==> flow/design.v <==
module buck_v1_0 #(
  parameter model_data_width = 25,
  parameter model_decimal_width = 16
)(
  input aclk, 
  input resetn, 
  input clock_enable,
  input pwm, 
  input signed [model_data_width-1:0] input_voltage,
  input signed [model_data_width-1:0] period_inductor,
  input signed [model_data_width-1:0] period_capacitor,
  input signed [model_data_width-1:0] inverse_resistor,
  output reg signed [model_data_width-1:0] inductor_current,
  output signed [model_data_width-1:0] capacitor_current,
  output signed [model_data_width-1:0] output_current,
  output reg signed [model_data_width-1:0] output_voltage  
);
  wire signed [model_data_width-1:0] voltage_diff;  
  wire signed [(model_data_width*2)-1:0] voltage_diff_intl_2width;  
  wire signed [model_data_width-1:0] voltage_diff_intl;  
  wire signed [(model_data_width*2)-1:0] capacitor_current_intc_2width;  
  wire signed [model_data_width-1:0] capacitor_current_intc;  
  wire signed [(model_data_width*2)-1:0] output_current_2width;  
  assign voltage_diff = pwm? input_voltage - output_voltage: -output_voltage;
  assign voltage_diff_intl_2width = voltage_diff * period_inductor;
  assign voltage_diff_intl = voltage_diff_intl_2width >>> model_decimal_width;
  always @(posedge aclk)
    if (!resetn)
      inductor_current <= 0;
    else 
      if (clock_enable)
        inductor_current <= inductor_current + voltage_diff_intl;
  assign capacitor_current = inductor_current - output_current;
  assign capacitor_current_intc_2width = capacitor_current * period_capacitor;
  assign capacitor_current_intc = capacitor_current_intc_2width >>> model_decimal_width;
  always @(posedge aclk)
    if (!resetn)
      output_voltage <= 0;
    else 
      if (clock_enable)
        output_voltage <= output_voltage + capacitor_current_intc;
  assign output_current_2width = output_voltage * inverse_resistor;
  assign output_current = output_current_2width >>> model_decimal_width;
endmodule
Step by step through the tools: buck_v1_0:

The steps from the RTL of buck_v1_0 to its reports follow in flow order.
Lines are those of the file above, counted from 1.
Operators: Yosys type, input widths -> output width; for muxes data width and select width s.
Cell names lack the library's common part.
The mark n/a stands for no value.

* top module: buck_v1_0
* clock port: aclk
* cell library: sky130hd
* corner: tt_025C_1v80

Word-level counts:

Yosys after proc, flatten, opt, wreduce and memory -nomap, before mapping. Enables and synchronous resets that opt folds into registers are not counted as muxes. Memory bits, and registers merged into a memory's read port (data or address), are not among the register bits. Print and check cells are not counted. Equal cells are merged and count once.

* input bits: 104
* cells after elaboration: 11
* register bits: 50
* output and inout bits: 100

* muxes and demuxes: 1
* multiply operators: 3
* $add $sub $neg: 5

Operator list (count)
* $mul 25x25->41: 3
* $add 25x25->25: 2
* $sub 25x25->25: 2
* $neg 25->25: 1
* $mux 25: 1

Depth:

Depth = most cells in a row (Yosys ltp): at word level without a register or memory, in the mapped netlist without a sequential cell, where the memories' decode and read muxes count.

* depth in word-level cells: 4
* ABC_AREA: 1
* gate-level depth with buffers: 82
* depth with buffers taken out: 78

Mapped cells and area:

Source: synth_stat.txt of the flow (Yosys; design flattened, memories mapped). It holds for the ABC_AREA given above (unset counts as 0); a run with the other value may have another netlist.

Cell types
* fa_1: count 1660, total area 3.32E+04 µm²
* inv_1: count 2488, total area 9.34E+03 µm²
* nand2_1: count 1883, total area 7.07E+03 µm²
* ha_1: count 482, total area 6.03E+03 µm²
* nor2_1: count 670, total area 2.51E+03 µm²
* a21oi_1: count 270, total area 1.35E+03 µm²
* dfxtp_1: count 50, total area 1000.96 µm²
* clkbuf_1: count 258, total area 968.429 µm²
* xor2_1: count 102, total area 893.357 µm²
* nand3_1: count 158, total area 790.758 µm²
* o21ai_0: count 145, total area 725.696 µm²
* xnor2_1: count 58, total area 507.987 µm²
* nand4_1: count 46, total area 287.776 µm²
* o21bai_1: count 20, total area 150.144 µm²
* buf_2: count 28, total area 140.134 µm²
* buf_1: count 35, total area 131.376 µm²
* nor3_1: count 21, total area 105.101 µm²
* clkinv_1: count 26, total area 97.594 µm²

Not listed: further types 41, cells in them 186.

* cells in the netlist: 8586
* buffers: 326
* cell area after synthesis: 66666.4 µm²
* flip-flops: 50
* sequential area: 1001.0 µm²

Worst setup path after synthesis:

Path of least setup slack by OpenSTA after synthesis, without wires, with an ideal clock, recovery checks aside; 20% of the period is set as input and as output delay. Where synthesis merged equal registers, the netlist keeps one of their names.

* kind: in2reg
* start: input port inverse_resistor[2]
* end: register output_voltage[24]
* external input delay: 5.600 ns
* buffers on the path: 3
* stages on the path: 73
* setup time: 0.113 ns
* required time: 27.887 ns
* period: 28.0 ns
* time at the first pin: 5.600 ns
* delay of the path: 14.613 ns
* data arrival time: 20.100 ns
* setup slack: 7.787 ns
* period reached after synthesis: 20.213 ns

"delay of the path" is the arrival time less input delay plus setup time.
"stages on the path" counts driving pins, that of a launching flip-flop among them; a cell with two outputs on the path counts twice.
"period reached after synthesis" = period - worst setup slack (recovery checks aside). The figure is calculated, with input and output delays left at 20% of the set period.
Between the ends stands the longest chain of elaborated cells between them, by number of cells; it is not shown to be the way that was timed. Of several equally long chains one is given.
A line is the first line of the expression or statement that the cell stems from. Yosys adds cells for indexed reads and writes and turns some case tables into memories.

* cell sequence: clkbuf_1 clkbuf_1 nand2_1 fa_1 fa_1 fa_1 fa_1 fa_1 inv_1 fa_1 inv_1 fa_1 inv_1 ha_1 clkbuf_1 a21o_1 nand3_1 nand2_1 [37 not listed] nand3_1 nand2_1 xor2_1 ha_1 a21oi_1 nor2_1 a211oi_1 o21ai_1 a21oi_1 inv_1 a21oi_1 o21ai_0 xor2_1 nand3_1 nand2_1 nor2_1 nor2_1 nor2_1
* length of the longest elaborated chain: 4
* elaborated cells on any way between the ends: 4
* RTL lines with such cells: 4
* those cells by class: 2 x add/sub; 2 x mul

Ends and longest elaborated chain, after synthesis
* from (decl): RTL line 12 `input signed [model_data_width-1:0] inverse_resistor,`
* $mul 25x25->41: RTL line 42 `assign output_current_2width = output_voltage * inverse_resistor;`
* $sub 25x25->25: RTL line 33 `assign capacitor_current = inductor_current - output_current;`
* $mul 25x25->41: RTL line 34 `assign capacitor_current_intc_2width = capacitor_current * period_capacitor;`
* $add 25x25->25: RTL line 41 `output_voltage <= output_voltage + capacitor_current_intc;`
* to (assign): RTL line 38 `output_voltage <= 0;`
* to (assign): RTL line 41
* to (decl): RTL line 16 `output reg signed [model_data_width-1:0] output_voltage`

Nets of the timed path that keep an RTL name, with a line that drives or declares them; the list need not be complete.

Named nets, after synthesis (RTL line)
* output_current[18]: 42

Timing after layout:

Path of least setup slack in the final report of run 1 (OpenROAD, finished layout, wires in). Where an end is a register, its clock arrival counts in the times.

* kind: in2reg
* start: input port inverse_resistor[1]
* end: register output_voltage[24]
* required time: 28.24 ns
* period: 28.0 ns
* time at the first pin: 5.60 ns
* stages on the path: 71
* buffers on the path: 2
* setup slack: 3.44 ns
* data arrival time: 24.80 ns
* setup time: 0.10 ns
* external input delay: 5.60 ns

Between the ends stands the longest chain of elaborated cells between them, by number of cells; it is not shown to be the way that was timed. Of several equally long chains one is given.

* cell sequence: clkdlybuf4s50_1 buf_4 nand2_1 fa_1 inv_1 fa_1 inv_1 fa_1 fa_1 inv_1 fa_1 fa_1 inv_1 fa_1 inv_1 ha_1 a21oi_1 o21ai_0 [35 not listed] nand2_1 nor2_1 nand2_1 nor4_1 nand4_1 o2111ai_1 xor2_1 ha_1 nand2_1 nor2_1 inv_1 o21ai_0 xor2_1 nand3_1 nand2_1 nor2_1 nor2_1 nor2_1
* length of the longest elaborated chain: 4
* elaborated cells on any way between the ends: 4
* RTL lines with such cells: 4
* those cells by class: 2 x add/sub; 2 x mul

Ends and longest elaborated chain, after layout
* from (decl): RTL line 12 `input signed [model_data_width-1:0] inverse_resistor,`
* $mul 25x25->41: RTL line 42 `assign output_current_2width = output_voltage * inverse_resistor;`
* $sub 25x25->25: RTL line 33 `assign capacitor_current = inductor_current - output_current;`
* $mul 25x25->41: RTL line 34 `assign capacitor_current_intc_2width = capacitor_current * period_capacitor;`
* $add 25x25->25: RTL line 41 `output_voltage <= output_voltage + capacitor_current_intc;`
* to (assign): RTL line 38 `output_voltage <= 0;`
* to (assign): RTL line 41
* to (decl): RTL line 16 `output reg signed [model_data_width-1:0] output_voltage`

## Implementation results

5 stored runs of buck_v1_0 in the flow (synthesis by Yosys, layout by OpenROAD, sky130hd cells), in arbitrary order. Constraints: input delay and output delay 20% of the set period each, output load 0.01 pF.

### Run 1

Settings: `ABC_AREA=1`, `CELL_PAD_IN_SITES_GLOBAL_PLACEMENT=2`, `CORE_MARGIN=10`, `CORE_UTILIZATION=40`, `CTS_CLUSTER_DIAMETER=391`, `GPL_TIMING_DRIVEN=1`, `MAX_ROUTING_LAYER=met4`, `SLEW_MARGIN=15`, `period_ns=28.0`, `CAP_MARGIN=20`

- Smallest hold slack: 0.548 ns
- Utilization after layout: 43.0%
- Synthesis area: 66666.4 µm²
- Area of the die: 183394.0 µm²
- Worst setup slack after layout: 3.440 ns

### Run 2

Settings: `CORE_UTILIZATION=40`, `period_ns=28.0`, `CAP_MARGIN=20`, `CORE_MARGIN=2`, `SLEW_MARGIN=20`

- Smallest hold slack: 0.510 ns
- Utilization after layout: 43.3%
- Synthesis area: 64028.9 µm²
- Area of the die: 163289.0 µm²
- Worst setup slack after layout: 2.989 ns

### Run 3

Settings: `ABC_AREA=1`, `CAP_MARGIN=0`, `CELL_PAD_IN_SITES_DETAIL_PLACEMENT=2`, `CELL_PAD_IN_SITES_GLOBAL_PLACEMENT=2`, `CORE_UTILIZATION=54`, `CTS_CLUSTER_DIAMETER=297`, `GPL_ROUTABILITY_DRIVEN=0`, `HOLD_SLACK_MARGIN=0.19`, `MIN_ROUTING_LAYER=met1`, `PLACE_DENSITY_LB_ADDON=0.16`, `SETUP_SLACK_MARGIN=0.93`, `TNS_END_PERCENT=80`, `period_ns=19.4`, `CORE_MARGIN=2`, `SLEW_MARGIN=20`

No final report: placement broke off with DPL-0033.

### Run 4

Settings: `CORE_UTILIZATION=65`, `period_ns=25.4`, `CAP_MARGIN=20`, `CORE_MARGIN=2`, `SLEW_MARGIN=20`

- Smallest hold slack: 0.587 ns
- Utilization after layout: 69.0%
- Synthesis area: 64028.9 µm²
- Area of the die: 101032.0 µm²
- Worst setup slack after layout: 1.312 ns

### Run 5

Settings: `CORE_UTILIZATION=38`, `CTS_CLUSTER_SIZE=59`, `GPL_ROUTABILITY_DRIVEN=0`, `GPL_TIMING_DRIVEN=0`, `HOLD_SLACK_MARGIN=0.22`, `PLACE_DENSITY_LB_ADDON=0.15`, `SETUP_SLACK_MARGIN=3.25`, `SLEW_MARGIN=35`, `TNS_END_PERCENT=80`, `period_ns=37.6`, `CAP_MARGIN=20`, `CORE_MARGIN=2`

- Smallest hold slack: 0.576 ns
- Utilization after layout: 41.4%
- Synthesis area: 64028.9 µm²
- Area of the die: 171798.0 µm²
- Worst setup slack after layout: 9.537 ns
